==> flow/design.v <==
`timescale 1ns / 1ps
module SHIFT #
(
	parameter SPI_LEN = 4'd8 
) 
 (
  input Clk,
  input SckWr, 
  input SckRd, 
  input Rst,   
  input IsLoad,
  input [SPI_LEN-1:0] DataIn, 
  input SftIn, 
  input SftEn, 
  output SftOut, 
  output reg [SPI_LEN-1:0]DataOut 
  );
  reg [SPI_LEN-1:0] DataInt; 
  assign SftOut=DataInt[7];  
  always @( posedge Clk )
    if( !Rst )begin 
		DataInt <= 0;
		DataOut <= 0;
	 end
	 else if(IsLoad ) DataInt <= DataIn; 
    else if( SftEn ) begin
		if(SckWr) DataInt <= { DataInt [SPI_LEN-2:0], 1'b0 }; 
		if(SckRd) DataOut <= { DataOut [SPI_LEN-2:0], SftIn };
    end
endmodule
`timescale 1ns / 1ps
module spi #
(
parameter SPI_LEN = 4'd8, 
parameter SPI_DIV = 4'd1  
) 
(
Clk,Rst,Sck,Mosi,Miso,RdData,WrData,IsSta,IsDone
);  
input  Clk; 
input  Rst; 
output Sck;  
output Mosi;
input  Miso;
output [SPI_LEN -1:0] RdData;
input  [SPI_LEN -1:0] WrData;
input  IsSta; 
output IsDone;
reg  [1:0] SckState;  
reg  s; 
reg  SckEn;  
reg  IsDone; 
reg  [6:0]SckC;  
reg  [3:0]BitC;  
wire SftOut; 
reg  Sck,SckD1;
wire SckUp,SckNp;
assign SckUp=Sck&&(!SckD1);
assign SckNp=!Sck&&(SckD1);
always @(posedge Clk) if(!Rst) SckD1 <= 1'b0; else SckD1 <= Sck;
always @(posedge Clk)
if(!Rst) BitC <= 4'd0; else
if(SckEn && SckUp) BitC <= BitC + 1'b1; else if(BitC == SPI_LEN) BitC<=4'd0;
assign Mosi=  SftOut ; 
always @(posedge Clk)
if(!Rst)begin
		s<=1'b0; IsDone <= 1'b0; SckEn <= 1'b0;
end
else begin 
		case(s)
		0:  
		begin IsDone <= 1'b0; SckEn <= 1'b0; if( IsSta )s<= 1'b1; end
		1: 
		begin  
		SckEn<=1'b1; if(BitC == SPI_LEN)begin SckEn <= 1'b0; IsDone <= 1'b1; s <= 1'b0;end
		end
		endcase
end
always @(posedge Clk)
if(!Rst)begin SckC <= 7'd0; Sck <= 1'b0; SckState <= 2'd0;end
else begin
		case( SckState )
		0: 
		begin SckC <= 7'd0; Sck <= 1'd0; if( SckEn ) SckState <= 2; end
		1:
		begin 
		Sck <= 1'b1; if( SckC >= SPI_DIV ) begin SckState <= 2; SckC <= 7'd0; end else SckC <= SckC + 1'b1;
		end
		2: 
		begin 
		Sck <= 1'b0;
		if( SckC >= SPI_DIV ) begin  SckC<=7'd0; if( SckEn ) SckState <= 1; else SckState <= 0; end 
		else SckC <= SckC + 1'b1; 
		end
		endcase
end
wire  IsSpiLd;
assign IsSpiLd = IsSta;
			SHIFT#
				(
					.SPI_LEN(SPI_LEN)  
				)
			SHIFT_INST
				( 
					.Clk(Clk), 
					.Rst(Rst),
					.SckWr(SckNp),
					.SckRd(SckUp),
					.IsLoad(IsSpiLd), 
					.DataIn(WrData), 
					.SftIn(Miso), 
					.SftEn(SckEn),  
					.SftOut(SftOut), 
					.DataOut(RdData) 
				 );
endmodule
`timescale 1ns / 1ps
`timescale 1ns / 1ps
module display(clk,rst_n,Sftclk,Lchclk,SDout,Srst_n,Dpy0,Dpy1,Dpy2,Dpy3);
input clk;
input rst_n;
output Sftclk;
output Lchclk;
output SDout;
output Srst_n;
input  [3:0]Dpy0;
input  [3:0]Dpy1;
input  [3:0]Dpy2;
input  [3:0]Dpy3;
parameter 
		zero = 8'b1100_0000,
		one  = 8'b1111_1001,
		two  = 8'b1010_0100,
		three= 8'b1011_0000,
		four = 8'b1001_1001,
		five = 8'b1001_0010,
		six  = 8'b1000_0010,
		seven= 8'b1111_1000,
		eight= 8'b1000_0000,
		nine = 8'b1001_0000;
parameter 
		IDLE =0,
		BYT0 =1,
		BYT0W=2,
		BYT1 =3,
		BYT1W=4;
reg Lchclk;
reg Srst_n;
reg rdy;
reg IsSta;
reg [7:0]WrData;
reg [2:0]s;
reg [2:0]Dpy_n;
reg [3:0]dp;
reg [3:0]data;
reg [7:0]dat;
wire IsDone;
wire [7:0] RdData;
always @(posedge clk or negedge rst_n)begin
	if(!rst_n)begin 
		IsSta <= 1'b0; s<= 1'b0; Lchclk <= 1'b0; Srst_n <= 1'b0;
		rdy <= 1'b0; WrData <= 8'd0;
	end
	else begin
		case(s)
		0 : 
		begin IsSta <= 0; s <= 3'd1; rdy <=0; Srst_n <= 1; end  
		1,2:  
		s <= s + 1'b1;
		3:    
		begin WrData <= dp; IsSta <= 1; Srst_n <=1; s <= 4; Lchclk <= 0;end 
		4:   
		begin IsSta <=0; if( IsDone ) begin s <= 5; Lchclk <= 0; end end   
		5 :   
		begin WrData <= dat ;IsSta <= 1;s <= 6; end     
		6:   
		begin IsSta <=0; if( IsDone ) begin s <= 0; Lchclk <= 1;rdy <= 1;end end
	endcase
	end
end
always @(posedge clk or negedge rst_n) begin
	if(!rst_n)
		Dpy_n <= 3'd0;
	else begin 
			if( rdy ) begin Dpy_n <= Dpy_n + 3'd1; 
			if( Dpy_n == 3'd3 ) Dpy_n <= 3'd0; end	
	end
end
always @( posedge clk or negedge rst_n)begin
		if(!rst_n) begin data <= 4'd0; dp <= 4'd0; end
		else
			case ( Dpy_n ) 
			0:
			begin data <= Dpy0;dp <= 4'b1000;end
			1:
			begin data <= Dpy1;dp <= 4'b0100;end
			2:
			begin data <= Dpy2;dp <= 4'b0010;end
			3:
			begin data <= Dpy3;dp <= 4'b0001;end
			endcase
end
always @(posedge clk or negedge rst_n)begin
		if(!rst_n) dat <= 8'd0;
		else
			case( data ) 
				0: dat <= zero; 
				1: dat <= one;
				2: dat <= two;
				3: dat <= three;
				4: dat <= four;
				5: dat <= five;
				6: dat <= six;
				7: dat <= seven;
				8: dat <= eight;
				9: dat <= nine;
			endcase
end
localparam SPI_LEN =4'd8;
localparam SPI_DIV =4'd1;
spi#(
	.SPI_LEN(SPI_LEN), 
	.SPI_DIV(SPI_DIV)
)
hc595x2(
				.Clk(clk),
				.Rst(rst_n),
				.Sck(Sftclk),
				.Mosi(SDout),
				.Miso(1'b0),
				.RdData(RdData),
				.WrData(WrData),
				.IsSta(IsSta),
				.IsDone(IsDone)
				);
endmodule
module binary2bcd(
      clk,
      rst_n,
      binary,
      state_en,
		refresh,
		BCD
);
parameter   b_length      = 10;
parameter   bcd_len       = 16;
parameter   idle              = 5'b00001;
parameter   shift             = 5'b00010;
parameter   wait_judge   = 5'b00100;
parameter   judge           = 5'b01000;
parameter   add_3          = 5'b10000;
input       clk;
input       rst_n;
input    [b_length-1:0]  binary;
input      state_en;
input refresh;
output reg [bcd_len-1:0]  BCD;
reg  [b_length-1:0]  reg_binary;     
reg  [3:0]    bcd0, bcd1, bcd2, bcd3;
reg  [3:0]    shift_time;                    
reg   [5:0]    c_state, n_state;
reg      add3_en;
reg      change_done;
reg refresh_r;
always@(posedge clk or negedge rst_n)
begin
        if(!rst_n)
              refresh_r <= 1'b0;
       else if(refresh)
             refresh_r <= 1'b1;
end
always@(posedge clk or negedge rst_n)
begin
        if(!rst_n)
              c_state <= idle;
       else
             c_state <= n_state;
end
always@(posedge clk or negedge rst_n)
begin
       if(!rst_n)
                  n_state <= idle;
       else
               case(n_state)
					idle:begin
                               if((binary!=0)&&(state_en == 1'b1)&&(refresh_r == 1'b1))
                                       n_state <= shift;
                              else
                                      n_state <= idle;
                          end
					shift: n_state <= wait_judge;
					wait_judge: begin
										if(change_done==1'b1)
                                    n_state <= idle;
                              else
                                    n_state <= judge;
									end
               judge:begin   
									 if(add3_en)
												n_state <= add_3;
									 else
												n_state <= shift;
                          end
               add_3:begin
                                 n_state <= shift;
                           end
               default: n_state <= idle;  
              endcase
end
always@(posedge clk or negedge rst_n)
begin
         if(!rst_n)
                  begin
                          shift_time  <= 4'b0;
                          change_done <= 1'b0;
                          add3_en  <= 1'b0;
                          reg_binary <= 0;
                          bcd0 <= 4'b0;
                          bcd1 <= 4'b0;
                          bcd2 <= 4'b0;
                          bcd3 <= 4'b0;
                          BCD <= 0;
                 end
         else
           case(n_state)
           idle:begin
                          shift_time <= b_length;
                          reg_binary <= binary;
                          bcd2     <= 4'b0;
                          bcd1     <= 4'b0;
                          bcd0     <= 4'b0;
								  bcd3 <= 4'd0;
                  end
          shift:begin 
                      {bcd3,bcd2,bcd1,bcd0,reg_binary} <= {bcd3,bcd2,bcd1,bcd0,reg_binary}<<1;
                      shift_time <= shift_time-1;
                      if(shift_time==1)     change_done <= 1'b1;
                      else                       change_done <= 1'b0;    
                 end
  wait_judge:begin
                       if((bcd3>=4'd5)||(bcd2>=4'd5)||(bcd1>=4'd5)||(bcd0>=4'd5))
                               add3_en <= 1;
                       else
                               add3_en <= 0;
                      if(change_done==1)   BCD <= {bcd3,bcd2,bcd1,bcd0};
                    end
        judge:  add3_en <= 0;
       add_3: begin
							  if(bcd3 >= 4'd5) bcd3 <= bcd3 + 4'b0011; else bcd3 <= bcd3;
                       if(bcd2>=4'd5) bcd2 <= bcd2 + 4'b0011; else bcd2 <= bcd2;
                       if(bcd1>=4'd5) bcd1 <= bcd1 + 4'b0011; else bcd1 <= bcd1;
                       if(bcd0>=4'd5) bcd0 <= bcd0 + 4'b0011; else bcd0 <= bcd0;
                   end
      default: begin
                           change_done <= 1'b0;
                           add3_en  <= 1'b0;
                  end
           endcase
        end
endmodule
`timescale 1ns / 1ps
module segment_driver(
    input clk,
    input rst_n,
	 input refresh,
	 input[9:0] bin,
	 output Sftclk,
	 output Lchclk,
	 output SDout
    );
wire[15:0] bcd_out;
binary2bcd my_binary2bcd(	.clk(clk),
									.rst_n(rst_n),
									.state_en(1'b1),
									.refresh(refresh),
									.binary(bin),
									.BCD(bcd_out));
display dpy_rssi(	.clk(clk),
						.rst_n(rst_n),
						.Dpy0(bcd_out[3:0]),
						.Dpy1(bcd_out[7:4]),
						.Dpy2(bcd_out[11:8]),
						.Dpy3(bcd_out[15:12]),
						.Sftclk(Sftclk),
						.Lchclk(Lchclk),
						.SDout(SDout));
endmodule
`timescale 1ns / 1ps
module speed_select(clk,rst_n,bps_start,clk_bps,uart_ctrl);
input[2:0] uart_ctrl;
input clk;	 
input rst_n;	
input bps_start;	
output clk_bps;	 
parameter 	bps9600 		= 5208,	 
			 	bps19200 	= 2604,	 
				bps38400 	= 1302,	 
				bps57600 	= 868,	 
				bps115200	= 434;	 
parameter 	bps9600_2 	    = 2604,
				bps19200_2	= 1302,
				bps38400_2	= 651,
				bps57600_2	= 434,
				bps115200_2 = 217;  
reg[12:0] bps_para;	
reg[12:0] bps_para_2;	
reg[12:0] cnt;			
reg clk_bps_r;			
wire[2:0] uart_ctrl_r = uart_ctrl;	 
always @ (posedge clk or negedge rst_n) begin
	if(!rst_n) begin 
			bps_para <= 13'd0;
			bps_para_2 <= 13'd0;	
		end
	else  begin
			case (uart_ctrl_r)	
				3'd0:	begin
						bps_para <= bps9600;
						bps_para_2 <= bps9600_2;
						end
				3'd1:	begin
						bps_para <= bps19200;
						bps_para_2 <= bps19200_2;
						end
				3'd2:	begin
						bps_para <= bps38400;
						bps_para_2 <= bps38400_2;
						end
				3'd3:	begin
						bps_para <= bps57600;
						bps_para_2 <= bps57600_2;
						end
				3'd4:	begin
						bps_para <= bps115200;
						bps_para_2 <= bps115200_2;
						end
				default:begin
				        bps_para <= bps9600;
						bps_para_2 <= bps9600_2;
						end
				endcase
		end
end
always @ (posedge clk or negedge rst_n)
	if(!rst_n) cnt <= 13'd0;
	else if(cnt<bps_para && bps_start) cnt <= cnt+1'b1;	
	else cnt <= 13'd0;
always @ (posedge clk or negedge rst_n)
	if(!rst_n) clk_bps_r <= 1'b0;
	else if(cnt==bps_para_2 && bps_start) clk_bps_r <= 1'b1;	 
	else clk_bps_r <= 1'b0;
assign clk_bps = clk_bps_r;
endmodule
module uart_rx(
				clk,rst_n,
				rs232_rx,rx_data,rx_int,
				clk_bps,bps_start
			);
input clk;		
input rst_n;	
input rs232_rx;	
input clk_bps;	
output reg bps_start;	
output[7:0] rx_data;	
output reg rx_int;	
reg rs232_rx0,rs232_rx1,rs232_rx2,rs232_rx3;	
wire neg_rs232_rx;	
always @ (posedge clk or negedge rst_n) 
	if(!rst_n) begin
		rs232_rx0 <= 1'b0;
		rs232_rx1 <= 1'b0;
		rs232_rx2 <= 1'b0;
		rs232_rx3 <= 1'b0;
	end
	else begin
		rs232_rx0 <= rs232_rx;
		rs232_rx1 <= rs232_rx0;
		rs232_rx2 <= rs232_rx1;
		rs232_rx3 <= rs232_rx2;
	end
assign neg_rs232_rx = rs232_rx3 & rs232_rx2 & ~rs232_rx1 & ~rs232_rx0;
reg[3:0] num;	
always @ (posedge clk or negedge rst_n)
	if(!rst_n) bps_start <= 1'b0;
	else if(!bps_start && neg_rs232_rx) bps_start <= 1'b1;	
	else if((num == 4'd9) && clk_bps) bps_start <= 1'b0;	
reg[7:0] rx_temp_data;	
always @ (posedge clk or negedge rst_n)
	if(!rst_n) begin
		rx_temp_data <= 8'd0;
		num <= 4'd0;
		rx_int <= 1'b0;
	end
	else if(bps_start) begin	
		if(clk_bps) begin		
			if(num < 4'd9) begin
				num <= num+1'b1;
				rx_int <= 1'b0;	
			end
			else begin
				num <= 4'd0;			
				rx_int <= 1'b1;			
			end
			case (num)
				4'd1: rx_temp_data[0] <= rs232_rx;	
				4'd2: rx_temp_data[1] <= rs232_rx;	
				4'd3: rx_temp_data[2] <= rs232_rx;	
				4'd4: rx_temp_data[3] <= rs232_rx;	
				4'd5: rx_temp_data[4] <= rs232_rx;	
				4'd6: rx_temp_data[5] <= rs232_rx;	
				4'd7: rx_temp_data[6] <= rs232_rx;	
				4'd8: rx_temp_data[7] <= rs232_rx;	
				default: ;
			endcase
		end
		else rx_int <= 1'b0;
	end
	else rx_int <= 1'b0;
assign rx_data = rx_temp_data;	
endmodule
`timescale 1ns / 1ps
module uart_tx(clk,rst_n,clk_bps,rx_data,rx_int,rs232_tx,bps_start);
input clk;		 
input rst_n;	
input clk_bps;		 
input[7:0] rx_data;	
input rx_int;		 
output rs232_tx;	 
output bps_start;	
reg rx_int0,rx_int1,rx_int2;	 
wire neg_rx_int;	 
always @ (posedge clk or negedge rst_n) begin
	if(!rst_n) begin
			rx_int0 <= 1'b0;
			rx_int1 <= 1'b0;
			rx_int2 <= 1'b0;
		end
	else begin
			rx_int0 <= rx_int;
			rx_int1 <= rx_int0;
			rx_int2 <= rx_int1;
		end
end
assign neg_rx_int =  ~rx_int1 & rx_int2;	 
reg[7:0] tx_data;	
reg bps_start_r;
reg tx_en;	
reg[3:0] num;
always @ (posedge clk or negedge rst_n) begin
	if(!rst_n) begin
			bps_start_r <= 1'b0;
			tx_en <= 1'b0;
			tx_data <= 8'd0;
		end
	else if(neg_rx_int) begin	
			bps_start_r <= 1'b1;
			tx_data <= rx_data;	
			tx_en <= 1'b1;		
		end
	else if(num==4'd11) begin	
			bps_start_r <= 1'b0;
			tx_en <= 1'b0;
		end
end
assign bps_start = bps_start_r;
reg rs232_tx_r;
always @ (posedge clk or negedge rst_n) begin
	if(!rst_n) begin
			num <= 4'd0;
			rs232_tx_r <= 1'b1;
		end
	else if(tx_en) begin
			if(clk_bps)	begin
					num <= num+1'b1;
					case (num)
						4'd0:	rs232_tx_r <= 1'b0; 	
						4'd1:	rs232_tx_r <= tx_data[0];	 
						4'd2:	rs232_tx_r <= tx_data[1];	 
						4'd3: rs232_tx_r <= tx_data[2];	 
						4'd4: rs232_tx_r <= tx_data[3];	 
						4'd5: rs232_tx_r <= tx_data[4];	 
						4'd6: rs232_tx_r <= tx_data[5];	 
						4'd7:	rs232_tx_r <= tx_data[6];	 
						4'd8: rs232_tx_r <= tx_data[7];	 
						4'd9: rs232_tx_r <= 1'b1;	
					 	default: rs232_tx_r <= 1'b1;
						endcase
				end
			else if(num==4'd11) num <= 4'd0;	
		end
end
assign rs232_tx = rs232_tx_r;
endmodule
`timescale 1ns / 1ps
module my_uart(clk,rst_n,rs232_rx,rs232_tx,tx_in,rx_out,rx_over,tx_write);
input clk;	 
input rst_n;	
input rs232_rx;	 
input[7:0] tx_in; 
input tx_write;   
output rs232_tx;	 
output[7:0] rx_out; 
output rx_over;     
wire bps_start_rx;	
wire clk_bps_rx;		 
speed_select		speed_rx(	.clk(clk),	
										.rst_n(rst_n),
										.bps_start(bps_start_rx),
										.clk_bps(clk_bps_rx),
										.uart_ctrl(3'd4)
										);
uart_rx			uart_rx(		.clk(clk),
									.rst_n(rst_n),
									.rs232_rx(rs232_rx),
									.clk_bps(clk_bps_rx),
									.bps_start(bps_start_rx),
									.rx_data(rx_out),
									.rx_int(rx_over)
									);
wire bps_start_tx;	
wire clk_bps_tx;		 
speed_select		speed_tx(	.clk(clk),	
										.rst_n(rst_n),
										.bps_start(bps_start_tx),
										.clk_bps(clk_bps_tx),
										.uart_ctrl(3'd4)
										);
uart_tx			uart_tx(		.clk(clk),
									.rst_n(rst_n),
									.clk_bps(clk_bps_tx),
									.rx_data(tx_in),
									.rx_int(~tx_write),
									.rs232_tx(rs232_tx),
									.bps_start(bps_start_tx)
									);
endmodule
`timescale 1ns / 1ps
module controller(
    input clk,
    input rst_n,
    input [7:0] rx_out,		 
    input rx_over,			 
	 input [7:0] recv_in,	 
	 input recv_write,	 
    output [7:0] tx_in,	 
    output tx_write,		 
	 output recv_ce,		 
	 output recv_rst,		 
	 output [7:0] scode,	 
	 output scode_rdy,	 
	 output [7:0]level	 
    );
parameter CMD_RESET = 1;
parameter CMD_ON = 2;
parameter CMD_OFF = 3;
parameter CMD_STATUS = 4;
parameter CMD_SILENCE = 5;
parameter CMD_LEVEL = 6;
parameter STATE_IDLE = 0;
parameter STATE_RESET = 1;
parameter STATE_ON = 2;
parameter STATE_OFF = 3;
parameter STATE_STATUS = 4;
parameter STATE_SILENCE = 5;
parameter STATE_RETURN = 6;
parameter STATE_LEVEL = 7;
reg rx_over_r;
wire rx_over_pos;
always @ (posedge clk or negedge rst_n) begin
	if(!rst_n) begin
		rx_over_r <= 1'b0;
		end
	else begin
		rx_over_r <= rx_over;
		end
end
assign rx_over_pos = ~rx_over_r & rx_over;
reg recv_en;	
reg ctr_out;	
reg recv_rst_r;	
reg[3:0] para_cnt;	
reg[7:0] para_buf;
reg[15:0] out_cnt;
reg[3:0] state;
reg[3:0] state_r;
reg[7:0] level_r;
reg[7:0] scode_r;
reg scode_rdy_r;
reg[7:0] tx_in_r;		
reg tx_write_r;
always @ (posedge clk or negedge rst_n) begin
	if(!rst_n) begin
		recv_en <= 1'b0;
		ctr_out <= 1'b0;
		recv_rst_r <= 1'b1;
		level_r <= 8'd100;
		para_cnt <= 4'd0;
		para_buf <= 8'd0;
		out_cnt <= 16'd0;
		state <= STATE_IDLE;
		tx_in_r <= 8'd0;
		tx_write_r <= 1'b0;
		scode_r <= 8'd0;
		scode_rdy_r <= 1'd0;
		end
	else begin
		case(state)
			STATE_IDLE: begin
				if (rx_over_pos) begin
					case(rx_out)
						CMD_RESET: begin  
							state <= STATE_RESET;
							end
						CMD_ON: begin
							state <= STATE_ON;
							end
						CMD_OFF: begin
							state <= STATE_OFF;
							end
						CMD_STATUS: begin
							out_cnt <= 16'd20000;
							state <= STATE_STATUS;
							end
						CMD_SILENCE: state <= STATE_SILENCE;
						CMD_LEVEL: state <= STATE_LEVEL;
						default: state <= STATE_RETURN;
						endcase
					end
				end
			STATE_RESET: begin
					scode_r <= 8'd0;
					scode_rdy_r <= 1'b1;
					recv_rst_r <= 1'b0;
					state <= STATE_RETURN;
				end
			STATE_ON: begin
					scode_r <= 8'd1;
					scode_rdy_r <= 1'b1;
					recv_en <= 1'b1;
					state <= STATE_RETURN;
				end
			STATE_OFF: begin
					scode_r <= 8'd2;
					scode_rdy_r <= 1'd1;
					recv_en <= 1'b0;
					state <= STATE_RETURN;
				end
			STATE_STATUS: begin
					ctr_out <= 1'b1;
					out_cnt <= out_cnt - 16'd1;
					if (out_cnt == 16'd20000) tx_write_r <= 1'b0;
					else if (out_cnt == 16'd19998) begin
							tx_in_r <= {6'd0, recv_en, ctr_out};
							tx_write_r <= 1'b1;
						end
					else if (out_cnt == 16'd10008) begin
							tx_write_r <= 1'b0;
						end
					else if (out_cnt == 16'd9998) begin
							tx_in_r <= level_r;
							tx_write_r <= 1'b1;
						end
					else if (out_cnt == 16'd0)state <= STATE_RETURN;
				end
			STATE_SILENCE: begin
					if (rx_over_pos) begin
						para_buf <= rx_out;
						state <= STATE_RETURN;
					end else
						state <= STATE_SILENCE;
				end
			STATE_LEVEL: begin
					if (rx_over_pos) begin
						scode_r <= rx_out;
						scode_rdy_r <= 1'd1;
						level_r <= rx_out;
						state <= STATE_RETURN;
					end else
						state <= STATE_LEVEL;
				end
			STATE_RETURN: begin
					case(state_r)
						STATE_RESET: begin
								recv_rst_r <= 1'b1;
								state <= STATE_RETURN;
							end
						STATE_ON: begin
								ctr_out <= 1'b1;
								if (recv_en == 1'b1) tx_in_r <= 8'd1;
								else tx_in_r <= 8'd2;
								tx_write_r <= 1'b1;
								state <= STATE_RETURN;
							end
						STATE_OFF: begin
								ctr_out <= 1'b1;
								if (recv_en == 1'b0) tx_in_r <= 8'd1;
								else tx_in_r <= 8'd2;
								tx_write_r <= 1'b1;
								state <= STATE_RETURN;
							end
						STATE_STATUS: begin	 
								if (recv_en == 1'b1) tx_in_r <= 8'd1;
								else tx_in_r <= 8'd2;
								tx_write_r <= 1'b1;
								state <= STATE_RETURN;
							end
						STATE_SILENCE: begin
								if (para_buf == 8'd1) ctr_out <= 1'b1;
								else ctr_out <= 1'b0;
								state <= STATE_RETURN;
							end
						STATE_LEVEL: begin
								tx_in_r <= 8'd1;
								tx_write_r <= 1'b1;
								state <= STATE_RETURN;
							end
						STATE_RETURN: begin
								tx_write_r <= 1'b0;
								scode_rdy_r <= 1'd0;
								state <= STATE_IDLE;
							end
					endcase
				end
			default:	state <= STATE_IDLE;
		endcase
	end
end
always @ (posedge clk or negedge rst_n) begin
	if(!rst_n) begin
		state_r <= STATE_IDLE;
		end
	else begin
		state_r <= state;
		end
end
assign tx_in = ctr_out ? tx_in_r : recv_in;
assign tx_write = ctr_out ? tx_write_r : recv_write;
assign recv_rst = recv_rst_r;
assign recv_ce = recv_en;
assign scode = scode_r;
assign scode_rdy = scode_rdy_r;
assign level = level_r;
endmodule
`timescale 1ns / 1ps
module ad_driver(
    input clk,
    input ce,
    input rst_n,
    input[7:0] din,
    output clk_out,
	 output reg[7:0] dout,
    output ready
    );
reg[3:0] cnt;
always@(posedge clk or negedge rst_n)begin
	if (!rst_n)	cnt <= 4'd0;
	else if (ce)	cnt <= cnt + 4'd1;
end
reg clk_r;
always@(posedge clk or negedge rst_n)begin
	if (!rst_n) begin
		clk_r <= 1'b0;
	end
	else if (ce) begin
		if (cnt == 7)	clk_r <= 1'b1;
		else if (cnt == 15) clk_r <= 1'b0;
	end
end
reg rdy;
always@(posedge clk or negedge rst_n)begin
	if (!rst_n) begin
		dout <= 0;
		rdy <= 1'b0;
	end
	else if (ce) begin
		if (cnt == 8'd10) begin
			dout <= din;
			rdy <= 1'b1;
		end
		else rdy <= 1'b0;
	end
end
assign ready = rdy;
assign clk_out = clk_r;
endmodule
`timescale 1ns / 1ps
module manchester(
    input [15:0] din,
    output [7:0] dout
    );
assign dout[7] = din[15] & (~din[14]);
assign dout[6] = din[13] & (~din[12]);
assign dout[5] = din[11] & (~din[10]);
assign dout[4] = din[9] & (~din[8]);
assign dout[3] = din[7] & (~din[6]);
assign dout[2] = din[5] & (~din[4]);
assign dout[1] = din[3] & (~din[2]);
assign dout[0] = din[1] & (~din[0]);
endmodule
`timescale 1ns / 1ps
module get_data(
	input clk,
    input ce,
   input rst_n,
	input bin,
	input ben,
   output [15:0] uid,
	output [7:0] zid,
	output [7:0] cnt,
	output [7:0] ftype,
   output drdy
   );
parameter HEAD = 4'b1100;
parameter TAIL = 4'b0011;
reg[87:0] bbuf;
always @ (posedge clk or negedge rst_n)
	if(!rst_n) bbuf <= 0;
	else if (ce) begin
	 if (ben) bbuf <= {bbuf[86:0], bin};
	end
wire[15:0] uid_m;
manchester huid_manchester(	.din(bbuf[83:68]),
										.dout(uid_m[15:8]));
manchester luid_manchester(	.din(bbuf[67:52]),
										.dout(uid_m[7:0]));
wire[7:0] zid_m;
manchester zid_manchester(	.din(bbuf[51:36]),
									.dout(zid_m));
wire[7:0] cnt_m;
manchester cnt_manchester(	.din(bbuf[19:4]),
									.dout(cnt_m));
wire[7:0] type_m;
manchester type_manchester(	.din(bbuf[35:20]),
										.dout(type_m));
reg[15:0] uid_r;
reg[7:0] zid_r;
reg[7:0] cnt_r;
reg[7:0] type_r;
reg drdy_r;
always @ (posedge clk or negedge rst_n) begin
	if(!rst_n) begin
		uid_r <= 0;
		zid_r <= 0;
		cnt_r <= 0;
		type_r <= 0;
		drdy_r <= 0;
	end
	else if (ce) begin
	 if (ben) begin
		if ((bbuf[87:84] == HEAD) && (bbuf[3:0] == TAIL)) begin
			uid_r <= uid_m;
			zid_r <= zid_m;
			cnt_r <= cnt_m;
			type_r <= type_m;
			drdy_r <= 1'b1;
		end
	end 
	else drdy_r <= 1'b0;
	end
end
assign uid = uid_r;
assign zid = zid_r;
assign cnt = cnt_r;
assign ftype = type_r;
assign drdy = drdy_r;
endmodule
`timescale 1ns / 1ps
module get_rssi(
	input clk,
    input ce,
   input rst_n,
   input [7:0] din,
   input den,
	input bin,
	input ben,
   output [7:0] dout,
   output drdy
   );
parameter IDLE = 0;
parameter CAL = 1;
parameter OUT = 2;
reg[255:0] d_buf;
always @ (posedge clk or negedge rst_n)
	if(!rst_n) d_buf <= 0;
	else if (ce) begin
	 if(den) d_buf <= {d_buf[247:0], din[7:0]};
	end
wire[7:0] d_delay;
assign d_delay = d_buf[255:248];
reg[1:0] state;
reg[15:0] sum;
reg aver_rdy;
always @ (posedge clk or negedge rst_n) begin
	if(!rst_n) begin
		state <= IDLE;
		sum <= 0;
		aver_rdy <= 1'b0;
	end
	else if (ce) begin
	 begin
		case(state)
			IDLE: begin
				aver_rdy <= 1'b0;
				if (den) begin
					sum <= sum - d_delay;
					state <= CAL;
					end
				else state <= IDLE;
				end
			CAL: begin
				sum <= sum + din;
				aver_rdy <= 1'b1;
				state <= IDLE;
				end
			OUT: begin
				state <= IDLE;
				end
			default: state <= IDLE;
		endcase
	end
	end
end
reg[7:0] aver;
always @ (posedge clk or negedge rst_n)
	if(!rst_n) aver <= 0;
	else if (ce) begin
	 if(aver_rdy) aver <= sum[13:6];
	end
reg[7:0] llv;
always @ (posedge clk or negedge rst_n)
	if(!rst_n) llv <= 0;
	else if (ce) begin
	 if(ben == 1 && bin == 0) llv <= aver;
	end
reg[7:0] hlv;
always @ (posedge clk or negedge rst_n)
	if(!rst_n) hlv <= 0;
	else if (ce) begin
	 if(ben == 1 && bin == 1) hlv <= aver;
	end
reg ben_r;
always @ (posedge clk or negedge rst_n)
	if(!rst_n) ben_r <= 1'b0;
	else if (ce) begin
	 ben_r <= ben;
	end
reg[7:0] rssi;
reg rssi_rdy;
always @ (posedge clk or negedge rst_n)
	if(!rst_n) begin
		rssi <= 0;
		rssi_rdy <= 1'b0;
	end
	else if (ce) begin
	 if(ben_r && bin == 1) begin
		rssi <= hlv - llv;
		rssi_rdy <= 1'b1;
	end
	else rssi_rdy <= 1'b0;
	end
reg[511:0] rssi_buf;
always @ (posedge clk or negedge rst_n)
	if(!rst_n) rssi_buf <= 0;
	else if (ce) begin
	 if(rssi_rdy) rssi_buf <= {rssi_buf[503:0], rssi[7:0]};
	end
wire[7:0] rssi_delay;
assign rssi_delay = rssi_buf[511:504];
reg[1:0] rstate;
reg[15:0] rsum;
reg rssi_aver_rdy;
always @ (posedge clk or negedge rst_n) begin
	if(!rst_n) begin
		rstate <= IDLE;
		rsum <= 0;
		rssi_aver_rdy <= 1'b0;
	end
	else if (ce) begin
	 begin
		case(rstate)
			IDLE: begin
				rssi_aver_rdy <= 1'b0;
				if (rssi_rdy) begin
					rsum <= rsum - rssi_delay;
					rstate <= CAL;
					end
				else rstate <= IDLE;
				end
			CAL: begin
				rsum <= rsum + rssi;
				rssi_aver_rdy <= 1'b1;
				rstate <= IDLE;
				end
			OUT: begin
				rssi_aver_rdy <= 1'b1;
				rstate <= IDLE;
				end
			default: rstate <= IDLE;
		endcase
	end
	end
end
wire[7:0] rssi_aver;
assign rssi_aver = rsum[14:7];
assign dout = rssi_aver;
assign drdy = rssi_aver_rdy;
endmodule
`timescale 1ns / 1ps
module frame_out(
    input clk,
    input ce,
	 input rst_n,
    input [15:0] uid,
    input [7:0] zid,
    input [7:0] cnt,
    input [7:0] ftype,
    input [7:0] rssi,
	 input den,
    output [7:0] dout,
    output drdy
    );
parameter HEAD = 8'hCA;
parameter TAIL = 8'hFE;
parameter O_DURTION = 6000;
reg trans_start;
wire trans_start_pos;
reg[20:0] ocnt;
reg[3:0] fcnt;
always @ (posedge clk or negedge rst_n)
	if(!rst_n) trans_start <= 0;
	else if (ce) begin
	 if (den) trans_start <= 1;
	else if (fcnt > 7) trans_start <= 0;
	end
reg[63:0] frame_buf;
always @ (posedge clk or negedge rst_n)
	if(!rst_n) frame_buf <= 0;
	else if (ce) begin
	 if (trans_start_pos) frame_buf[63:0] <= {HEAD[7:0], uid[15:0], zid[7:0], cnt[7:0], ftype[7:0], rssi[7:0], 8'hFE};
	else if (ocnt == O_DURTION && trans_start == 1) frame_buf[63:0] <= {frame_buf[55:0], 8'd0};
	end
reg trans_start_r;
always @ (posedge clk or negedge rst_n)
	if(!rst_n) trans_start_r <= 0;
	else if (ce) begin
	 trans_start_r <= trans_start;
	end
assign trans_start_pos = trans_start & (~trans_start_r);
always @ (posedge clk or negedge rst_n)
	if(!rst_n) ocnt <= 0;
	else if (ce) begin
	 if (trans_start_pos) ocnt <= 0;
	else if (trans_start == 1)begin
		if (ocnt < O_DURTION) ocnt <= ocnt + 1;
		else ocnt <= 0;
		end
	else ocnt <= 0;
	end
always @ (posedge clk or negedge rst_n)
	if(!rst_n) fcnt <= 0;
	else if (ce) begin
	 if (trans_start_pos) fcnt <= 0;
	else if (trans_start == 1)begin
		if (ocnt == O_DURTION) fcnt <= fcnt + 1;
		end
	else fcnt <= 0;
	end
reg[7:0] dout_r;
reg drdy_r;
always @ (posedge clk or negedge rst_n) begin
	if(!rst_n) begin
		dout_r <= 0;
		drdy_r <= 1'b0;
	end
	else if (ce) begin
	 if (trans_start == 1 && ocnt == 50) begin
		dout_r <= frame_buf[63:56];
		drdy_r <= 1'b1;
	end
	else drdy_r <= 1'b0;
	end
end
assign dout = dout_r;
assign drdy = drdy_r;
endmodule
`timescale 1ns / 1ps
module Num_creat(rst,ahead,behind,Num);
input rst,ahead,behind;
output [3:0] Num; 
reg [3:0] Num;
parameter N=4'b1000;
always @(ahead or behind)
		begin
			case({ahead,behind})
				2'b10:		Num = N+4'b0001;
				2'b01: 		Num = N-4'b0001;
				default: 	Num = N;
			endcase
		end
endmodule
`timescale 1ns / 1ps
module Loop_Filter(rst,ahead_in,behind_in,ahead_out,behind_out);
input rst,ahead_in,behind_in;
output ahead_out,behind_out;
assign ahead_out = ahead_in;
assign behind_out = behind_in;
endmodule
`timescale 1ns / 1ps
module phase_detector(rst,clk,clk_pe,clk_ne,clk_low1,ppmdata,Num_in,enable,ahead,behind); 
input rst,clk,clk_pe,clk_ne,clk_low1,enable,ppmdata;
input [3:0] Num_in;
output ahead,behind;
parameter N = 4'b1000;
reg[3:0] adder,count_num,adder_mid,adder_mid_ahead;
reg add_permit,ahead_mid,behind_mid;
reg firstbit;
always @(posedge clk or negedge rst)
begin
	if(!rst)
		begin
			add_permit <= 1'b0;
			count_num <= 4'b0000;
			adder <= 4'b0000;
			adder_mid <= N/2;
			adder_mid_ahead <=N/2;
			firstbit <= 1'b0;
		end
	else if (clk_pe)
		begin
			if(enable && Num_in == N)
				begin	
					adder_mid_ahead <= adder_mid;
					add_permit <= 1'b1;
					count_num <= count_num + 4'b0001;
					firstbit <= ppmdata;
					adder <= adder + {1'b0,1'b0,1'b0,ppmdata};
				end
			if(!enable && Num_in == N && add_permit)
				begin
					if(count_num == N-4'b0001)
						begin
							count_num <= 4'b0000;
							adder_mid <= adder + {1'b0,1'b0,1'b0,ppmdata};
							adder <= 4'b0000;
						end
					else
						begin
							count_num <=count_num +4'b0001;
							adder <= adder + {1'b0,1'b0,1'b0,ppmdata};
						end
				end
			else if(Num_in != N)
				begin
					firstbit <= ppmdata;
					add_permit <= 1'b0;
					count_num <= 4'b0000;
					adder <= 4'b0000;
					adder_mid <= N/2;
					firstbit <= 1'b0;
				end
		end
end
always @(posedge clk or negedge rst)
begin
	if(!rst)
		begin
			ahead_mid <= 1'b0;
			behind_mid <= 1'b0;
		end
	else if (clk_ne)
		begin
			if(enable && Num_in == N)
				begin
					if((adder_mid < N/2 && !firstbit && adder_mid >0)||(adder_mid > N/2 && adder_mid < N && firstbit))
						begin
							ahead_mid <= 1'b1 ;
							behind_mid <= 1'b0;
						end
					else if((adder_mid < N/2 && adder_mid >0 && firstbit)||(adder_mid > N/2 && adder_mid <N && !firstbit))	
						begin
							ahead_mid <= 1'b0;
							behind_mid <= 1'b1 ;
						end
					else if(adder_mid == N )
						begin
							if(adder_mid_ahead == 0)
								begin
									ahead_mid <= 1'b1 ;
									behind_mid <= 1'b0 ;
								end
							else
								begin
									ahead_mid <= ahead_mid ;
									behind_mid <= behind_mid ;
								end
						end
					else if(adder_mid ==0)
						begin
							if(adder_mid_ahead == N)
								begin
									ahead_mid <= 1'b1 ;
									behind_mid <= 1'b0 ;
								end
							else
								begin
									ahead_mid <= ahead_mid ;
									behind_mid <= behind_mid ;
								end
						end	
					else
						begin	
							ahead_mid <= 1'b0 ;
							behind_mid <= 1'b0 ;
						end
				end
			else
				begin
					ahead_mid <= 1'b0 ;
					behind_mid <= 1'b0 ;					
				end
		end
end
assign ahead = ahead_mid & enable;
assign behind = behind_mid &enable;
endmodule		
`timescale 1ns / 1ps
module clock_devide(rst,Num,clk,clk_pe,enable,clk_low);
input rst,clk,clk_pe;
input[3:0] Num;
output enable,clk_low;
reg enable,clk_low1;
reg[3:0] counter;
reg[3:0] Num_here;
wire clk_low;
parameter N=4'b1000;
assign clk_low=~clk_low1;
always @(posedge clk or negedge rst)
begin
	if(!rst)
		begin
			enable <= 1'b0;
			counter <= 4'b0000;
			clk_low1 <= 1'b0;
			Num_here <= N;
		end
	else if (clk_pe)
		begin
			counter <= counter + 4'b0001;
			case(counter)
				4'b0000:
					begin
						clk_low1 <= ~clk_low1;
						Num_here <= Num;
						enable <= 1'b0;
					end
				N/2:
					begin
						clk_low1 <= ~clk_low1;
					end
				Num_here-4'b0001:
					begin
						enable <= 1'b1;
						counter <= 4'b0000;
					end
				default:	;
			endcase
		end
end
endmodule
`timescale 1ns / 1ps
module bit_synchronize(rst,clk,clk_pe,clk_ne,ppmdata,clk_low); 
input clk,clk_pe,clk_ne,ppmdata,rst;
output clk_low;
wire[3:0] Num;
wire clk_low1 = 1'b0;
wire enable,ahead,behind,ahead_final,behind_final; 
phase_detector 	U1(rst,clk,clk_pe,clk_ne,clk_low1,ppmdata,Num,enable,ahead,behind); 
Loop_Filter  	U2(rst,ahead,behind,ahead_final,behind_final);
Num_creat		U3(rst,ahead_final,behind_final,Num);
clock_devide	U4(rst,Num,clk,clk_pe,enable,clk_low);
endmodule
`timescale 1ns / 1ps
module get_bit(
    input clk,
    input ce,
    input rst_n,
    input din,
    output reg dout,
    output reg drdy
    );
parameter BPS = 125_000;
parameter BPS_CNT = 50000000/2/BPS/8;
reg[199:0] din_r;
always @ (posedge clk or negedge rst_n)
	if(!rst_n) din_r <= 0;
	else if (ce) begin
	 din_r <= {din_r[198:0], din};
	end
reg clk_8th;		
reg[21:0] cnt;
always @ (posedge clk or negedge rst_n) begin
	if(!rst_n) begin
			clk_8th <= 1'b0;
			cnt <= 22'd0;
		end
	else if (ce) begin
	 begin
		if(cnt == BPS_CNT)	begin
			clk_8th <= ~clk_8th;
			cnt <= 22'd0;
		end
		else begin
			cnt <= cnt + 22'd1;
		end
	end
	end
end
wire syn_out;
wire clk_tick = ce && (cnt == BPS_CNT);
wire clk_pe = clk_tick && !clk_8th;
wire clk_ne = clk_tick && clk_8th;
bit_synchronize bit_syn(.clk(clk),
								.clk_pe(clk_pe),
								.clk_ne(clk_ne),
								.rst(rst_n),
								.ppmdata(din),
								.clk_low(syn_out));
reg syn_out_buf;
always @ (posedge clk or negedge rst_n) begin
	if(!rst_n) begin
		syn_out_buf <=  1'b0;
	end
	else if (ce) begin
	 begin
		syn_out_buf <=  syn_out;
	end
	end
end
wire syn_neg;
assign syn_neg = ~syn_out & syn_out_buf;
always @ (posedge clk or negedge rst_n) begin
	if(!rst_n) begin
		dout <= 1'b0;
		drdy <= 1'b0;
	end
	else if (ce) begin
	 begin
		if(syn_neg) begin
			dout <= din;
			drdy <= 1'b1;
		end
		else begin
			drdy <= 1'b0;
		end
	end
	end
end
endmodule
`timescale 1ns / 1ps
module receiver(
    input clk,
    input ce,
    input rst_n,
	 input [7:0] level,
    input [7:0] din,
    input den,
    output [7:0] dout,
    output drdy,
	 output test1,
	 output test2
    );
parameter IDLE = 0;
parameter CAL = 1;
parameter OUT = 2;
wire bdata;
assign bdata = (din > level) ? 1'b1 : 1'b0;
wire bout;
wire brdy;
get_bit get_bit(	.clk(clk),
				.ce(ce),
				.rst_n(rst_n),
				.din(bdata),
				.dout(bout),
				.drdy(brdy));
wire [7:0] rssi;
wire rssi_rdy;
get_rssi get_rssi(	.clk(clk),
				.ce(ce),
							.rst_n(rst_n),
							.din(din),
							.den(den),
							.bin(bout),
							.ben(brdy),
							.dout(rssi),
							.drdy(rssi_rdy));
wire[15:0] uid;
wire[7:0] zid;
wire[7:0] cnt;
wire[7:0] ftype;
wire data_rdy;
get_data get_data(	.clk(clk),
				.ce(ce),
							.rst_n(rst_n),
							.bin(bout),
							.ben(brdy),
							.uid(uid),
							.zid(zid),
							.cnt(cnt),
							.ftype(ftype),
							.drdy(data_rdy));
reg[20:0] data_rdy_r;
always @ (posedge clk or negedge rst_n)
	if (!rst_n) data_rdy_r <= 0;
	else if (ce) begin
	 data_rdy_r <= {data_rdy_r[19:0], data_rdy};
	end
frame_out frame_out(	.clk(clk),
				.ce(ce),
							.rst_n(rst_n),
							.uid(uid),
							.zid(zid),
							.cnt(cnt),
							.ftype(ftype),
							.rssi(rssi),
							.den(data_rdy_r[8]),
							.dout(dout),
							.drdy(drdy));				
assign test1 = bdata;
assign test2 = brdy;
endmodule
`timescale 1ns / 1ps
module apollo_top(
	input clk,
   input rst_n,
	input rs232_rx,	 
	output rs232_tx,	 
	input[7:0] in_ad_data,
	output out_ad_clk,
	output Sftclk,
	output Lchclk,
	output SDout,
	output test1,
	output test2
    );
wire[7:0] tx_in;
wire tx_write;
wire[7:0] rx_out;
wire rx_over;
my_uart	uart(	.clk(clk),
					.rst_n(rst_n),
					.rs232_rx(rs232_rx),
					.rs232_tx(rs232_tx),
					.tx_in(tx_in),
					.tx_write(tx_write),
					.rx_out(rx_out),
					.rx_over(rx_over)
					);
wire[7:0] recv_in;
wire recv_write;
wire recv_en;
wire recv_rst;
wire [7:0] scode;
wire scode_rdy;
wire [7:0] level;
controller controller(	.clk(clk),
								.rst_n(rst_n),
								.rx_out(rx_out),
								.rx_over(rx_over),
								.recv_in(recv_in),
								.recv_write(recv_write),
								.tx_in(tx_in),
								.tx_write(tx_write),
								.recv_ce(recv_en),
								.recv_rst(recv_rst),
								.scode(scode),
								.scode_rdy(scode_rdy),
								.level(level)
								);
segment_driver segment(	.clk(clk),
								.rst_n(rst_n),
								.bin({2'b00, scode}),
								.refresh(scode_rdy),
								.Sftclk(Sftclk),
								.Lchclk(Lchclk),
								.SDout(SDout));
wire[7:0] ad_data_in;
wire ad_data_rdy;
wire recv_rst_n = rst_n & recv_rst;
ad_driver ad_driver(	.clk(clk),
							.ce(recv_en),
							.rst_n(recv_rst_n),
							.din(in_ad_data),
							.clk_out(out_ad_clk),
							.dout(ad_data_in),
							.ready(ad_data_rdy));
receiver receiver(	.clk(clk),
							.ce(recv_en),
							.rst_n(recv_rst_n),
							.level(level),
							.din(ad_data_in),
							.den(ad_data_rdy),
							.dout(recv_in),
							.drdy(recv_write),
							.test1(test1),
							.test2(test2));
endmodule
---- From RTL to reports: apollo_top ----
Tool output for the design above, in the order of the flow.
Line numbers count from 1 in the design file above.
Not given: n/a
design
  top ..................................... apollo_top
  clock ................................... clk
  cell library ............................ sky130hd
  corner .................................. tt_025C_1v80

---- Word-level counts ----
Yosys after proc, flatten, opt, wreduce and memory -nomap, before mapping. Memory bits, and registers merged into a memory's read port (data or address), are not among the register bits. Print and check cells are not counted.
word-level totals
  cells after elaboration ................. 711
  ROM bits ................................ 0
  output and inout port bits .............. 7
  bits in registers ....................... 1,387
  bits in latches ......................... 0
  bits of input ports ..................... 11
  clocked read ports x word width ......... 0
  memory bits (writable) .................. 0
  memories kept ........................... 0
cells by class
  mux-type cells .......................... 171
  reductions and logical operators ........ 155
  bitwise operators ....................... 101
  shifts and indexed selects .............. 0
  multipliers ............................. 0
  equal/unequal tests ..................... 125
  divide/modulo/power cells ............... 0
  $add $sub $neg .......................... 27
  magnitude comparators ................... 15
operators by type and width
  operator                                        count
  two-way mux 64 bit                              2
  two-way mux 4 bit                               32
  case mux 16 bit (select 2 bit)                  3
  equality test 4 x 3 -> 1 bit with constant B    23
  case mux 8 bit (select 10 bit)                  1
  AND reduction 2 bit                             36
  two-way mux 8 bit                               9
  two-way mux 16 bit                              4
  two-way mux 21 bit                              3
  two-way mux 1 bit                               63
  AND reduction 3 bit                             19
  equality test 4 bit with constant B             13
  inverter 1 bit                                  51
  bitwise AND 1 bit                               50
  case mux 4 bit (select 3 bit)                   4
  nonzero test 2 bit                              22
  equality test 4 x 2 -> 1 bit with constant B    11
  case mux 3 bit (select 6 bit)                   2
  equality test 16 x 14 -> 1 bit with constant B  2
  equality test 16 x 15 -> 1 bit with constant B  2
  adder 16 x 8 -> 16 bit                          2
  subtractor 16 x 8 -> 16 bit                     2
  equality test 4 x 32 -> 1 bit                   1
  case mux 8 bit (select 4 bit)                   1
  case mux 1 bit (select 2 bit)                   16
  case mux 8 bit (select 2 bit)                   2
  case mux 4 bit (select 4 bit)                   2
  case mux 6 bit (select 5 bit)                   1
Not listed: further kinds 80, cells in them 215.

---- Depth ----
Yosys ltp: most cells in a row. Word level: on the elaborated netlist, between registers, memories and ports. Mapped: between sequential cells and ports; inverters and the memories' decode and read muxes count.
depth
  depth in word-level cells ............... 8
  ABC_AREA ................................ 0
  gate-level depth with buffers ........... 13
  mapped depth without buffers ............ 13

---- Synthesis result ----
Yosys stat after the flow's synthesis: flattened, memories mapped to cells. It holds for the ABC_AREA given above (unset counts as 0); a run with the other value may have another netlist.
Totals and module areas in this step are rounded.
cells by type
  cell type                  count  total area (sq um)
  sky130_fd_sc_hd__dfrtp_1   1,337  3.35E+04
  sky130_fd_sc_hd__mux2_2    947    1.07E+04
  sky130_fd_sc_hd__nand2_1   425    1,595.28
  sky130_fd_sc_hd__ha_1      107    1.34E+03
  sky130_fd_sc_hd__o21ai_0   240    1.2E+03
  sky130_fd_sc_hd__nor2_1    179    671.894
  sky130_fd_sc_hd__clkbuf_1  168    630.605
  sky130_fd_sc_hd__dfxtp_1   27     540.518
  sky130_fd_sc_hd__xnor2_1   61     534.262
  sky130_fd_sc_hd__nand2b_1  77     481.712
  sky130_fd_sc_hd__a21oi_1   95     475.456
  sky130_fd_sc_hd__xor2_1    50     437.92
  sky130_fd_sc_hd__mux2i_1   43     430.413
  sky130_fd_sc_hd__inv_1     102    382.867
  sky130_fd_sc_hd__a31oi_1   60     375.36
  sky130_fd_sc_hd__nand3_1   73     365.35
  sky130_fd_sc_hd__dfstp_2   12     315.302
  sky130_fd_sc_hd__a21o_1    26     195.187
Not listed: further types 74, cells in them 394.
synthesis totals
  flip-flops .............................. 1,376
  cells in the netlist .................... 4,423
  synthesis area .......................... 57,000 sq um
  area of sequential cells ................ 34,300 sq um
  buffers ................................. 193
By module: a second synthesis without flattening, with its own total; a netlist apart from the flattened one above.
unflattened totals
  cell total of the unflattened synthesis .. 5,726
  area total of the unflattened synthesis .. 61,100 sq um
Each row is one instance without its submodules.
modules
  module                       sequential area (sq um)  times used  cells  area (sq um)
  get_rssi                     20,900                   1           3,220  33,200
  get_data                     3,230                    1           277    4,810
  frame_out                    2,330                    1           478    4,720
  controller                   1,510                    1           318    3,230
  speed_select                 651                      2           152    1,520
  binary2bcd                   1,350                    1           264    2,690
  display                      851                      1           172    1,710
  get_bit                      651                      1           119    1,290
  phase_detector               503                      1           98     1,090
  spi #(SPI_LEN=8, SPI_DIV=1)  380                      1           91     827
  uart_tx                      427                      1           62     793
  uart_rx                      450                      1           63     783
  SHIFT #(SPI_LEN=8)           320                      1           71     643
  ad_driver                    350                      1           39     582
Modules not listed: 9.

---- Worst setup path after synthesis ----
OpenSTA on the mapped netlist: ideal clock, no wires. The path of least setup slack (recovery checks aside). Input and output delay are each 20% of the period. Register names are those of the netlist, which keeps one name where synthesis merged equal registers.
timing post-synthesis
  path kind ............................... register to output
  start point ............................. reg controller.level_r[5]
  end point ............................... out test1
  path buffers ............................ 0
  delay of the path ....................... 1.417 ns
  time at the first pin ................... 0.000 ns
  required time ........................... 16.000 ns
  output delay ............................ 4.000 ns
  path slack .............................. 14.583 ns
  period .................................. 20.0 ns
  data arrival time ....................... 1.417 ns
  driving pins on the path ................ 7
  synthesis period reached ................ 5.417 ns
"delay of the path" = arrival - input delay + setup time.
A path that ends at an output port has no setup time.
"driving pins on the path" counts driving pins, that of a launching flip-flop among them; a cell with two outputs on the path counts twice.
"synthesis period reached" = period - worst setup slack (recovery checks aside). The figure is calculated, with input and output delays left at 20% of the set period.
The rows between start and end are the longest chain of elaborated cells between them; the timing report does not say that the signal goes this way. Where chains are equally long, one stands for them.
A line is the first line of the expression or statement that the cell stems from. Yosys adds cells for indexed reads and writes and turns some case tables into memories.
between the ends, post-synthesis
  cells stage by stage .................... sky130_fd_sc_hd__dfstp_2 > sky130_fd_sc_hd__inv_1 > sky130_fd_sc_hd__ha_1 > sky130_fd_sc_hd__a21o_1 > sky130_fd_sc_hd__a21o_1 > sky130_fd_sc_hd__a21oi_1 > sky130_fd_sc_hd__a21oi_1
  cells in the longest elaborated chain ... 2
  elaborated cells on any way between the ends .. 2
  RTL lines with such cells ............... 1
  those cells by class .................... 1 x compare; 1 x mux
ends and longest elaborated chain, post-synthesis
  element             RTL line  source
  start: declaration  686       reg[7:0] level_r;
  start: assignment   696       level_r <= 8'd100;
  start: assignment   776       level_r <= rx_out;
  > comparator 8 bit  1476      assign bdata = (din > level) ? 1'b1 : 1'b0;
  two-way mux 1 bit   1476
  end: declaration    1542      output test1,

---- Timing after layout ----
From the final timing report of run C: the path of least setup slack in the routed layout; clock arrival at registers is part of the times.
timing after layout
  path kind ............................... register to output
  start point ............................. reg controller.level_r[5]
  end point ............................... out test1
  driving pins on the path ................ 9
  required time ........................... 8.80 ns
  path buffers ............................ 2
  output delay ............................ 2.20 ns
  time at the first pin ................... 0.72 ns
  period .................................. 11.0 ns
  data arrival time ....................... 2.91 ns
  path slack .............................. 5.89 ns
The rows between start and end are the longest chain of elaborated cells between them; the timing report does not say that the signal goes this way. Where chains are equally long, one stands for them.
between the ends, after layout
  cells stage by stage .................... sky130_fd_sc_hd__dfstp_2 > sky130_fd_sc_hd__inv_1 > sky130_fd_sc_hd__ha_1 > sky130_fd_sc_hd__a21o_1 > sky130_fd_sc_hd__a21o_1 > sky130_fd_sc_hd__a21oi_1 > sky130_fd_sc_hd__a21oi_1 > sky130_fd_sc_hd__buf_4 > sky130_fd_sc_hd__clkdlybuf4s50_1
  cells in the longest elaborated chain ... 2
  elaborated cells on any way between the ends .. 2
  RTL lines with such cells ............... 1
  those cells by class .................... 1 x compare; 1 x mux
ends and longest elaborated chain, after layout
  element             RTL line  source
  start: declaration  686       reg[7:0] level_r;
  start: assignment   696       level_r <= 8'd100;
  start: assignment   776       level_r <= rx_out;
  > comparator 8 bit  1476      assign bdata = (din > level) ? 1'b1 : 1'b0;
  two-way mux 1 bit   1476
  end: declaration    1542      output test1,

Add stored flow runs of apollo_top

Flow measurements of apollo_top on sky130hd: 3 stored runs with different settings, listed in no order. Input and output delays are each 20% of the period that was set; the output load is 0.01 pF.
"critical path time" is the time allowed to the run's worst setup path (the clock period less input and output delay, where it has them) less its slack. Clock arrival times count: a late capture clock shortens it, a late launch clock lengthens it.
The measured numbers are rounded.

---- run A ----
settings
  ABC_AREA = 1
  CAP_MARGIN = 5
  CELL_PAD_IN_SITES_DETAIL_PLACEMENT = 1
  CELL_PAD_IN_SITES_GLOBAL_PLACEMENT = 2
  CORE_ASPECT_RATIO = 1.55
  CORE_UTILIZATION = 59
  CTS_CLUSTER_DIAMETER = 319
  CTS_CLUSTER_SIZE = 50
  GPL_ROUTABILITY_DRIVEN = 0
  GPL_TIMING_DRIVEN = 0
  HOLD_SLACK_MARGIN = 0.08
  MAX_ROUTING_LAYER = met4
  MIN_ROUTING_LAYER = met2
  PLACE_DENSITY_LB_ADDON = 0.18
  SETUP_SLACK_MARGIN = 0.44
  SLEW_MARGIN = 35
  TNS_END_PERCENT = 55
  period_ns = 5.04
  CORE_MARGIN = 2
results
  no final report: placement broke off with FLW-0024

---- run B ----
settings
  ABC_AREA = 0
  CAP_MARGIN = 10
  CELL_PAD_IN_SITES_GLOBAL_PLACEMENT = 3
  CORE_ASPECT_RATIO = 1.49
  CORE_UTILIZATION = 57
  GPL_TIMING_DRIVEN = 0
  MAX_ROUTING_LAYER = met4
  MIN_ROUTING_LAYER = met2
  PLACE_DENSITY_LB_ADDON = 0.12
  SETUP_SLACK_MARGIN = -0.13
  SLEW_MARGIN = 40
  TNS_END_PERCENT = 60
  period_ns = 20.0
  CORE_MARGIN = 2
results
  no final report: placement broke off with FLW-0024

---- run C ----
settings
  ABC_AREA = 0
  CELL_PAD_IN_SITES_DETAIL_PLACEMENT = 1
  CORE_ASPECT_RATIO = 0.53
  CORE_UTILIZATION = 35
  GPL_ROUTABILITY_DRIVEN = 1
  MAX_ROUTING_LAYER = met4
  MIN_ROUTING_LAYER = met1
  PLACE_DENSITY_LB_ADDON = 0.26
  period_ns = 11.0
  CAP_MARGIN = 20
  CORE_MARGIN = 2
  SLEW_MARGIN = 20
results
  standard-cell area of the final layout .. 63,800 sq um
  die footprint ........................... 166,000 sq um
  worst setup slack after layout .......... 5.89 ns
  netlist area reported by Yosys .......... 57,000 sq um
  critical path time ...................... 2.91 ns
  kind of the worst setup path ............ register to output
